==> flow/design.v <==
module floating_mult (
  input         s_axis_a_tvalid,
  input  [31:0] s_axis_a_tdata,
  input         s_axis_b_tvalid,
  input  [31:0] s_axis_b_tdata,
  output        m_axis_result_tvalid,
  output [31:0] m_axis_result_tdata
);
wire [31:0] a = s_axis_a_tdata;
wire [31:0] b = s_axis_b_tdata;
wire        sa = a[31];
wire        sb = b[31];
wire [7:0]  ea = a[30:23];
wire [7:0]  eb = b[30:23];
wire [22:0] fa = a[22:0];
wire [22:0] fb = b[22:0];
wire a_zero = (ea == 8'd0);
wire b_zero = (eb == 8'd0);
wire a_inf  = (ea == 8'hFF) && (fa == 23'd0);
wire b_inf  = (eb == 8'hFF) && (fb == 23'd0);
wire a_nan  = (ea == 8'hFF) && (fa != 23'd0);
wire b_nan  = (eb == 8'hFF) && (fb != 23'd0);
wire        s = sa ^ sb;
wire [47:0] p = {1'b1, fa} * {1'b1, fb};
wire signed [10:0] e0 = $signed({3'b000, ea}) + $signed({3'b000, eb}) - 11'sd127;
reg  [22:0] m;
reg         g;
reg         st;
reg  signed [10:0] e1;
always @(*) begin
  if (p[47]) begin
    m  = p[46:24];
    g  = p[23];
    st = |p[22:0];
    e1 = e0 + 11'sd1;
  end else begin
    m  = p[45:23];
    g  = p[22];
    st = |p[21:0];
    e1 = e0;
  end
end
wire        rnd = g & (st | m[0]);
wire [23:0] mr  = {1'b0, m} + {23'd0, rnd};
wire signed [10:0] e2 = mr[23] ? e1 + 11'sd1 : e1;
wire [22:0] mf  = mr[22:0];
reg [31:0] r;
always @(*) begin
  if (a_nan || b_nan || (a_inf && b_zero) || (b_inf && a_zero))
    r = 32'h7FC00000;
  else if (a_inf || b_inf)
    r = {s, 8'hFF, 23'd0};
  else if (a_zero || b_zero)
    r = {s, 31'd0};
  else if (e2 >= 11'sd255)
    r = {s, 8'hFF, 23'd0};
  else if (e2 <= 11'sd0)
    r = {s, 31'd0};
  else
    r = {s, e2[7:0], mf};
end
assign m_axis_result_tdata  = r;
assign m_axis_result_tvalid = 1'b1;
endmodule
module floating_adder (
  input         s_axis_a_tvalid,
  input  [31:0] s_axis_a_tdata,
  input         s_axis_a_tlast,
  input         s_axis_b_tvalid,
  input  [31:0] s_axis_b_tdata,
  output        m_axis_result_tvalid,
  output [31:0] m_axis_result_tdata,
  output        m_axis_result_tlast
);
wire [31:0] a = s_axis_a_tdata;
wire [31:0] b = s_axis_b_tdata;
wire a_zero = (a[30:23] == 8'd0);
wire b_zero = (b[30:23] == 8'd0);
wire a_inf  = (a[30:23] == 8'hFF) && (a[22:0] == 23'd0);
wire b_inf  = (b[30:23] == 8'hFF) && (b[22:0] == 23'd0);
wire a_nan  = (a[30:23] == 8'hFF) && (a[22:0] != 23'd0);
wire b_nan  = (b[30:23] == 8'hFF) && (b[22:0] != 23'd0);
wire        swap = (b[30:0] > a[30:0]);
wire [31:0] x = swap ? b : a;
wire [31:0] y = swap ? a : b;
wire        sx = x[31];
wire        sy = y[31];
wire [7:0]  ex = x[30:23];
wire [7:0]  ey = y[30:23];
wire [7:0]  d  = ex - ey;
wire        sub = sx ^ sy;
wire [26:0] mx = {1'b1, x[22:0], 3'b000};
wire [26:0] my = {1'b1, y[22:0], 3'b000};
wire        far    = (d >= 8'd27);
wire [26:0] my_sh  = far ? 27'd0 : (my >> d[4:0]);
wire [26:0] lost   = far ? my : (my & ~(27'h7FFFFFF << d[4:0]));
wire        sticky = |lost;
wire [26:0] my_al = {my_sh[26:1], my_sh[0] | sticky};
wire [27:0] s0 = sub ? ({1'b0, mx} - {1'b0, my_al}) : ({1'b0, mx} + {1'b0, my_al});
reg  [4:0]  lz;
always @(*) begin
  casez (s0[26:0])
    27'b1??????????????????????????: lz = 5'd0;
    27'b01?????????????????????????: lz = 5'd1;
    27'b001????????????????????????: lz = 5'd2;
    27'b0001???????????????????????: lz = 5'd3;
    27'b00001??????????????????????: lz = 5'd4;
    27'b000001?????????????????????: lz = 5'd5;
    27'b0000001????????????????????: lz = 5'd6;
    27'b00000001???????????????????: lz = 5'd7;
    27'b000000001??????????????????: lz = 5'd8;
    27'b0000000001?????????????????: lz = 5'd9;
    27'b00000000001????????????????: lz = 5'd10;
    27'b000000000001???????????????: lz = 5'd11;
    27'b0000000000001??????????????: lz = 5'd12;
    27'b00000000000001?????????????: lz = 5'd13;
    27'b000000000000001????????????: lz = 5'd14;
    27'b0000000000000001???????????: lz = 5'd15;
    27'b00000000000000001??????????: lz = 5'd16;
    27'b000000000000000001?????????: lz = 5'd17;
    27'b0000000000000000001????????: lz = 5'd18;
    27'b00000000000000000001???????: lz = 5'd19;
    27'b000000000000000000001??????: lz = 5'd20;
    27'b0000000000000000000001?????: lz = 5'd21;
    27'b00000000000000000000001????: lz = 5'd22;
    27'b000000000000000000000001???: lz = 5'd23;
    27'b0000000000000000000000001??: lz = 5'd24;
    27'b00000000000000000000000001?: lz = 5'd25;
    27'b000000000000000000000000001: lz = 5'd26;
    default:                          lz = 5'd27;
  endcase
end
wire [26:0] n  = s0[27] ? {s0[27:2], s0[1] | s0[0]} : (s0[26:0] << lz);
wire signed [9:0] en = s0[27] ? $signed({2'b00, ex}) + 10'sd1
                              : $signed({2'b00, ex}) - $signed({5'd0, lz});
wire        g   = n[2];
wire        st  = n[1] | n[0];
wire [22:0] m   = n[25:3];
wire        rnd = g & (st | m[0]);
wire [23:0] mr  = {1'b0, m} + {23'd0, rnd};
wire signed [9:0] e2 = mr[23] ? en + 10'sd1 : en;
reg [31:0] r;
always @(*) begin
  if (a_nan || b_nan || (a_inf && b_inf && (a[31] != b[31])))
    r = 32'h7FC00000;
  else if (a_inf)
    r = a;
  else if (b_inf)
    r = b;
  else if (a_zero && b_zero)
    r = {a[31] & b[31], 31'd0};
  else if (b_zero)
    r = a;
  else if (a_zero)
    r = b;
  else if (s0 == 28'd0)
    r = 32'd0;
  else if (e2 >= 10'sd255)
    r = {sx, 8'hFF, 23'd0};
  else if (e2 <= 10'sd0)
    r = {sx, 31'd0};
  else
    r = {sx, e2[7:0], mr[22:0]};
end
assign m_axis_result_tdata  = r;
assign m_axis_result_tvalid = 1'b1;
assign m_axis_result_tlast  = 1'b0;
endmodule
module conv_kernel(
	clk,
	rst_n,
	clear,
	i_pixel,
	i_weight,
	o_pixel
);
parameter	WIDTH	=	32;
input					clk;
input					rst_n;
input					clear;
input	[WIDTH-1:0]		i_pixel;
input	[WIDTH-1:0]		i_weight;
output	[WIDTH-1:0]		o_pixel;
reg		[WIDTH-1:0]		o_pixel;
reg		[WIDTH-1:0]		mult_a;
reg		[WIDTH-1:0]		mult_b;
wire	[WIDTH-1:0]		product;
reg		[WIDTH-1:0]		add_a;
reg		[WIDTH-1:0]		add_b;
wire	[WIDTH-1:0]		sum;
always @(posedge clk, negedge rst_n)	begin
	if(!rst_n) begin
		mult_a		<=	32'b0;
		mult_b		<=	32'b0;
	end
	else begin
		mult_a		<=	i_pixel;
		mult_b		<=	i_weight;
	end
end
always @(posedge clk, negedge rst_n)	begin
	if(!rst_n) begin
		add_a		<=	32'b0;
		add_b		<=	32'b0;
	end
	else if (clear) begin
		add_a		<=	32'b0;
		add_b		<=	32'b0;
	end			
	else begin
		add_a		<=	product;
		add_b		<=	sum;
	end
end
always @(posedge clk, negedge rst_n)	begin
	if(!rst_n) begin
		o_pixel		<=	32'b0;
	end
	else if (clear) begin
		o_pixel		<=	32'b0;
	end
	else begin
		o_pixel		<=	sum;
	end
end
floating_adder U_floating_adder (
  .s_axis_a_tvalid(),             
  .s_axis_a_tdata(add_a),               
  .s_axis_a_tlast(),               
  .s_axis_b_tvalid(),             
  .s_axis_b_tdata(add_b),               
  .m_axis_result_tvalid(),   
  .m_axis_result_tdata(sum),     
  .m_axis_result_tlast()     
);
floating_mult U_floating_mult (
  .s_axis_a_tvalid(),             
  .s_axis_a_tdata(mult_a),               
  .s_axis_b_tvalid(),             
  .s_axis_b_tdata(mult_b),               
  .m_axis_result_tvalid(),   
  .m_axis_result_tdata(product)     
);
endmodule
Reports on conv_kernel
Tool output for the design above, in the order of the flow.
Lines are those of the file above, counted from 1.
Operators carry their Yosys type and port widths (W data, S select, Z words).
Not given: n/a
- top module: conv_kernel
- clock: clk
- cell library: sky130hd
- library corner: tt_025C_1v80

Word level
Source: Yosys, flattened and elaborated, memories not mapped. Widths are those after wreduce. Registers that Yosys merges into a memory's read port (data or address) are not register bits. Print and check cells do not count. Equal cells are merged and count once.
- noted add/subtract/negate cells: 12
- $mul at 1
- magnitude comparators at 6
- equality and inequality tests: 33
- noted shift-type cells: 3
- muxes and demuxes: 30
- noted bitwise logic cells: 12
- reduce/logical cells at 37
- operators with widths (operator ; count):
    $mul A24 B24 Y48 ; 1
    $mux W32 ; 12
    $mux W31 ; 6
    $pmux W5 S27 ; 1
    $logic_not A23 Y1 ; 4
    $reduce_bool A23 Y1 ; 4
    $mux W27 ; 2
    $add A23 B1 Y24 ; 2
    $eq A8 B8 Y1 const B ; 4
    $logic_not A8 Y1 ; 4
    $gt A31 B31 Y1 ; 1
    $add A27 B27 Y28 ; 1
    $sub A27 B27 Y28 ; 1
    $logic_not A28 Y1 ; 1
    $mux W28 ; 1
    $eq A27 B1 Y1 const B ; 1
    $and A27 B27 Y27 ; 1
    $shl A27 B5 Y26 ; 1
    $shr A27 B5 Y27 ; 1
    $shl A27 B5 Y27 const A ; 1
    $not A27 Y27 ; 1
    $reduce_or A27 Y1 ; 1
    $eq A26 B1 Y1 const B ; 1
    $mux W26 ; 1
    $eq A25 B1 Y1 const B ; 1
    $eq A24 B1 Y1 const B ; 1
    $eq A23 B1 Y1 const B ; 1
    $reduce_or A23 Y1 ; 1
Not listed: further kinds 47, cells in them 76.
- noted register bits after elaboration: 128
- bits of input ports: 67
- output and inout bits at 32
- word-level cells at 138

Longest topological paths
Yosys ltp: most cells in a row. Word level: on the elaborated netlist, between registers, memories and ports. Mapped: between sequential cells and ports; inverters and the memories' decode and read muxes count.
- depth in word-level cells: 31
- ABC_AREA at 0
- gate-level depth with buffers: 71

Netlist
Source: synth_stat.txt of the flow (Yosys; design flattened, memories mapped). It holds for the ABC_AREA given above (unset counts as 0); a run with the other value may have another netlist.
- noted mapped cells: 4543
- noted synthesis area: 0.0361847 sq mm
- sequential area: 0.0032031 sq mm
- mapped flip-flops: 128
- cell types (type ; count ; area in all (sq um)):
    sky130_fd_sc_hd__fa_1 ; 485 ; 9.71E+03
    sky130_fd_sc_hd__ha_1 ; 273 ; 3.42E+03
    sky130_fd_sc_hd__dfrtp_1 ; 128 ; 3.2E+03
    sky130_fd_sc_hd__inv_1 ; 651 ; 2.44E+03
    sky130_fd_sc_hd__nand2_1 ; 604 ; 2.27E+03
    sky130_fd_sc_hd__and2_1 ; 246 ; 1.54E+03
    sky130_fd_sc_hd__a21oi_1 ; 278 ; 1.39E+03
    sky130_fd_sc_hd__nor2_1 ; 277 ; 1.04E+03
    sky130_fd_sc_hd__xnor2_1 ; 100 ; 875.84
    sky130_fd_sc_hd__o21ai_0 ; 163 ; 815.782
    sky130_fd_sc_hd__mux2i_1 ; 76 ; 760.73
    sky130_fd_sc_hd__clkbuf_1 ; 182 ; 683.155
    sky130_fd_sc_hd__nand3_1 ; 95 ; 475.456
    sky130_fd_sc_hd__nand4_1 ; 73 ; 456.688
    sky130_fd_sc_hd__xor2_1 ; 49 ; 429.162
    sky130_fd_sc_hd__a21o_1 ; 48 ; 360.346
    sky130_fd_sc_hd__nor3_1 ; 72 ; 360.346
    sky130_fd_sc_hd__a211oi_1 ; 41 ; 307.795
Other cell types: 99; their cells: 702.
The figures by module come from a second, unflattened synthesis with its own total; it is not the netlist above.
- cell total of the unflattened synthesis at 4942
- area total of the unflattened synthesis: 0.0389824 sq mm
Each row is one instance without its submodules.
- by module (module ; instances ; cells ; area (sq mm)):
    floating_mult ; 1 ; 2759 ; 0.0225116
    floating_adder ; 1 ; 1984 ; 0.0126309
    conv_kernel ; 1 ; 199 ; 0.0038399

Timing after synthesis
Source: OpenSTA report_checks on the synthesized netlist (no wires, ideal clock, input and output delay 20% of the period each), path of least setup slack; recovery checks are left aside. Register names are those of the netlist, which keeps one name where synthesis merged equal registers.
- kind: reg-to-reg
- from: register add_b[25]
- to: register add_b[13]
- noted period: 12000 ps
- library setup time: 125 ps
- launch time at the first pin at 0 ps
- noted data arrival time: 12705 ps
- data required time: 11875 ps
- setup slack: -830 ps
- path delay at 12830 ps
- stages: 64
- synthesis period reached: 12830 ps
"path delay" = arrival - input delay + setup time.
"stages" counts driving pins, that of a launching flip-flop among them; a cell with two outputs on the path counts twice.
"synthesis period reached" = period - worst setup slack (recovery checks aside). The figure is calculated, with input and output delays left at 20% of the set period.
The rows between start and end are the longest chain of elaborated cells between them; the timing report does not say that the signal goes this way. Where chains are equally long, one stands for them.
Each line given opens the expression or statement behind the cell; cells for indexed reads and writes are added by Yosys, which also makes memories of some case tables.
At most two assigning lines are given for a register; there are more.
- cell sequence: sky130_fd_sc_hd__dfrtp_1 > sky130_fd_sc_hd__ha_1 > sky130_fd_sc_hd__buf_2 > sky130_fd_sc_hd__nand4_1 > sky130_fd_sc_hd__nor4_2 > sky130_fd_sc_hd__and4_1 > sky130_fd_sc_hd__a21oi_2 > sky130_fd_sc_hd__o21ai_1 > sky130_fd_sc_hd__buf_2 > sky130_fd_sc_hd__clkbuf_1 > sky130_fd_sc_hd__buf_1 > sky130_fd_sc_hd__clkbuf_1 > sky130_fd_sc_hd__a21oi_1 > sky130_fd_sc_hd__ha_1 > sky130_fd_sc_hd__o311ai_2 > sky130_fd_sc_hd__and2_1 > sky130_fd_sc_hd__buf_4 > sky130_fd_sc_hd__buf_4 > [... 28 more ...] > sky130_fd_sc_hd__inv_6 > sky130_fd_sc_hd__buf_6 > sky130_fd_sc_hd__buf_4 > sky130_fd_sc_hd__ha_1 > sky130_fd_sc_hd__inv_1 > sky130_fd_sc_hd__fa_1 > sky130_fd_sc_hd__a21o_1 > sky130_fd_sc_hd__a21oi_1 > sky130_fd_sc_hd__nand2b_1 > sky130_fd_sc_hd__a31oi_1 > sky130_fd_sc_hd__or2_2 > sky130_fd_sc_hd__or2_2 > sky130_fd_sc_hd__nor2_1 > sky130_fd_sc_hd__xor2_1 > sky130_fd_sc_hd__nand4_1 > sky130_fd_sc_hd__a211oi_2 > sky130_fd_sc_hd__buf_6 > sky130_fd_sc_hd__o21ai_2
- length of the longest elaborated chain at 31
- elaborated cells on any way between the ends: 81
- those cells by class: add/sub: 7; compare: 4; eq/ne: 29; shift: 3; mux: 19; logic: 8; reduce/logical: 11
- RTL lines, path post-synthesis (element ; RTL line ; text):
    start: declaration ; 189 ; reg [WIDTH-1:0] add_b;
    start: assignment ; 204 ; add_b <= 32'b0;
    start: assignment ; 212 ; add_b <= sum;
    $gt A31 B31 Y1 ; 83 ; wire        swap = (b[30:0] > a[30:0]);
    $mux W32 ; 84 ; wire [31:0] x = swap ? b : a;
    $sub A8 B8 Y8 ; 90 ; wire [7:0]  d  = ex - ey;
    $shl A27 B5 Y27 ; 96 ; wire [26:0] lost   = far ? my : (my & ~(27'h7FFFFFF << d[4:0]));
    $not A27 Y27 ; 96 ;
    $and A27 B27 Y27 ; 96 ;
    $mux W27 ; 96 ;
    [... 17 more ...] ; n/a ;
    $mux W32 ; 154 ; else if (a_zero)
    $mux W32 ; 152 ; else if (b_zero)
    $mux W32 ; 150 ; else if (a_zero && b_zero)
    $mux W32 ; 148 ; else if (b_inf)
    $mux W32 ; 146 ; else if (a_inf)
    $mux W32 ; 144 ; if (a_nan || b_nan || (a_inf && b_inf && (a[31] != b[31])))
    $mux W32 ; 206 ; else if (clear) begin
    end: assignment ; 204 ;
    end: assignment ; 212 ;
    end: declaration ; 189 ;

Path in the finished layout
From the final timing report of entry A: the path of least setup slack in the routed layout; clock arrival at registers is part of the times.
The path's times are printed in steps of 10 ps; the period is the one set.
- kind: reg-to-reg
- from: register add_a[17]
- to: register add_b[27]
- noted period: 9070 ps
- library setup time: 130 ps
- launch time at the first pin at 460 ps
- noted data arrival time: 11230 ps
- data required time: 9400 ps
- setup slack: -1830 ps
- stages: 54
The rows between start and end are the longest chain of elaborated cells between them; the timing report does not say that the signal goes this way. Where chains are equally long, one stands for them.
At most two assigning lines are given for a register; there are more.
- cell sequence: sky130_fd_sc_hd__dfrtp_1 > sky130_fd_sc_hd__inv_1 > sky130_fd_sc_hd__ha_4 > sky130_fd_sc_hd__nand4_1 > sky130_fd_sc_hd__nor4_4 > sky130_fd_sc_hd__buf_4 > sky130_fd_sc_hd__and4_4 > sky130_fd_sc_hd__buf_4 > sky130_fd_sc_hd__a21oi_2 > sky130_fd_sc_hd__buf_4 > sky130_fd_sc_hd__o21a_2 > sky130_fd_sc_hd__mux2i_1 > sky130_fd_sc_hd__buf_4 > sky130_fd_sc_hd__or3_4 > sky130_fd_sc_hd__and2_1 > sky130_fd_sc_hd__buf_4 > sky130_fd_sc_hd__buf_4 > sky130_fd_sc_hd__buf_4 > [... 18 more ...] > sky130_fd_sc_hd__nand3b_1 > sky130_fd_sc_hd__a31oi_4 > sky130_fd_sc_hd__buf_6 > sky130_fd_sc_hd__buf_12 > sky130_fd_sc_hd__mux2i_2 > sky130_fd_sc_hd__buf_4 > sky130_fd_sc_hd__mux2i_4 > sky130_fd_sc_hd__nand2b_1 > sky130_fd_sc_hd__o311ai_1 > sky130_fd_sc_hd__buf_4 > sky130_fd_sc_hd__nor3_4 > sky130_fd_sc_hd__nand4_1 > sky130_fd_sc_hd__buf_4 > sky130_fd_sc_hd__nor3_4 > sky130_fd_sc_hd__a41o_1 > sky130_fd_sc_hd__buf_6 > sky130_fd_sc_hd__and2_1 > sky130_fd_sc_hd__a221o_1
- length of the longest elaborated chain at 31
- elaborated cells on any way between the ends: 80
- those cells by class: add/sub: 7; compare: 4; eq/ne: 28; shift: 3; mux: 19; logic: 8; reduce/logical: 11
- RTL lines, path post-layout (element ; RTL line ; text):
    start: declaration ; 188 ; reg [WIDTH-1:0] add_a;
    start: assignment ; 203 ; add_a <= 32'b0;
    start: assignment ; 211 ;
    $gt A31 B31 Y1 ; 83 ; wire        swap = (b[30:0] > a[30:0]);
    $mux W32 ; 84 ; wire [31:0] x = swap ? b : a;
    $sub A8 B8 Y8 ; 90 ; wire [7:0]  d  = ex - ey;
    $shl A27 B5 Y27 ; 96 ; wire [26:0] lost   = far ? my : (my & ~(27'h7FFFFFF << d[4:0]));
    $not A27 Y27 ; 96 ;
    $and A27 B27 Y27 ; 96 ;
    $mux W27 ; 96 ;
    [... 17 more ...] ; n/a ;
    $mux W32 ; 154 ; else if (a_zero)
    $mux W32 ; 152 ; else if (b_zero)
    $mux W32 ; 150 ; else if (a_zero && b_zero)
    $mux W32 ; 148 ; else if (b_inf)
    $mux W32 ; 146 ; else if (a_inf)
    $mux W32 ; 144 ; if (a_nan || b_nan || (a_inf && b_inf && (a[31] != b[31])))
    $mux W32 ; 206 ; else if (clear) begin
    end: assignment ; 204 ; add_b <= 32'b0;
    end: assignment ; 212 ; add_b <= sum;
    end: declaration ; 189 ; reg [WIDTH-1:0] add_b;

Add stored flow runs of conv_kernel

Measured results for conv_kernel: 2 stored runs of the Yosys and OpenROAD flow on sky130hd. The settings differ; the order carries no meaning. The constraints put input and output delay at 20% of the set period each and load the outputs with 0.01 pF.
"period achieved" is the run's clock period less its worst setup slack. It is reckoned from that one timing run; input and output delays stay at 20% of the period that was set.
"critical setup path time" is the time allowed to the run's worst setup path (the clock period less input and output delay, where it has them) less its slack. Clock arrival times count: a late capture clock shortens it, a late launch clock lengthens it.
"critical setup path time" is known to 10 ps.

Entry A

==> flow/run.sh <==
#!/bin/bash
# the make line also repeats the synthesis and layout settings of config.mk as NAME=value (left out here)
make -C /OpenROAD-flow-scripts/flow DESIGN_CONFIG=/design/flow/config.mk WORK_HOME=/design/flow/orfs CLKGATE_MAP_FILE= finish
==> flow/config.mk <==
export PLATFORM = sky130hd
export DESIGN_NAME = conv_kernel
export DESIGN_NICKNAME = conv_kernel
export VERILOG_FILES = /design/flow/design.v
export SDC_FILE = /design/flow/constraint.sdc
export NUM_CORES = 4
export LEC_CHECK = 0
export CAP_MARGIN = 20
export CORE_MARGIN = 9
export CORE_UTILIZATION = 47
export CTS_CLUSTER_SIZE = 51
export MIN_ROUTING_LAYER = met1
export PLACE_DENSITY = 0.65
export SLEW_MARGIN = 20
==> flow/constraint.sdc <==
create_clock -name core_clock -period 9.07 [get_ports {clk}]
set_input_delay 1.8140 -clock core_clock [delete_from_list [all_inputs] [get_ports {clk}]]
set_output_delay 1.8140 -clock core_clock [all_outputs]
set_load 0.01 [all_outputs]

Measured in entry A:
- noted the cell area after synthesis: 0.0361847 sq mm
- period achieved: 10902 ps
- noted the worst setup slack after layout: -1832 ps
- area of the die: 0.0873025 sq mm
- smallest hold slack: 614 ps
- noted the critical setup path time: 10900 ps
- class of the worst setup path: reg-to-reg
- standard-cell area after layout at 0.0510765 sq mm

Entry B

==> flow/run.sh <==
#!/bin/bash
# the make line also repeats the synthesis and layout settings of config.mk as NAME=value (left out here)
make -C /OpenROAD-flow-scripts/flow DESIGN_CONFIG=/design/flow/config.mk WORK_HOME=/design/flow/orfs CLKGATE_MAP_FILE= finish
==> flow/config.mk <==
export PLATFORM = sky130hd
export DESIGN_NAME = conv_kernel
export DESIGN_NICKNAME = conv_kernel
export VERILOG_FILES = /design/flow/design.v
export SDC_FILE = /design/flow/constraint.sdc
export NUM_CORES = 4
export LEC_CHECK = 0
export CAP_MARGIN = 20
export CELL_PAD_IN_SITES_DETAIL_PLACEMENT = 0
export CORE_MARGIN = 5
export CORE_UTILIZATION = 27
export CTS_CLUSTER_DIAMETER = 382
export GPL_ROUTABILITY_DRIVEN = 0
export SLEW_MARGIN = 40
==> flow/constraint.sdc <==
create_clock -name core_clock -period 9.21 [get_ports {clk}]
set_input_delay 1.8420 -clock core_clock [delete_from_list [all_inputs] [get_ports {clk}]]
set_output_delay 1.8420 -clock core_clock [all_outputs]
set_load 0.01 [all_outputs]

Measured in entry B:
- noted the cell area after synthesis: 0.0361847 sq mm
- period achieved: 10789 ps
- noted the worst setup slack after layout: -1579 ps
- area of the die: 0.14144 sq mm
- smallest hold slack: 532 ps
- noted the critical setup path time: 10790 ps
- class of the worst setup path: reg-to-reg
- standard-cell area after layout at 0.0508363 sq mm
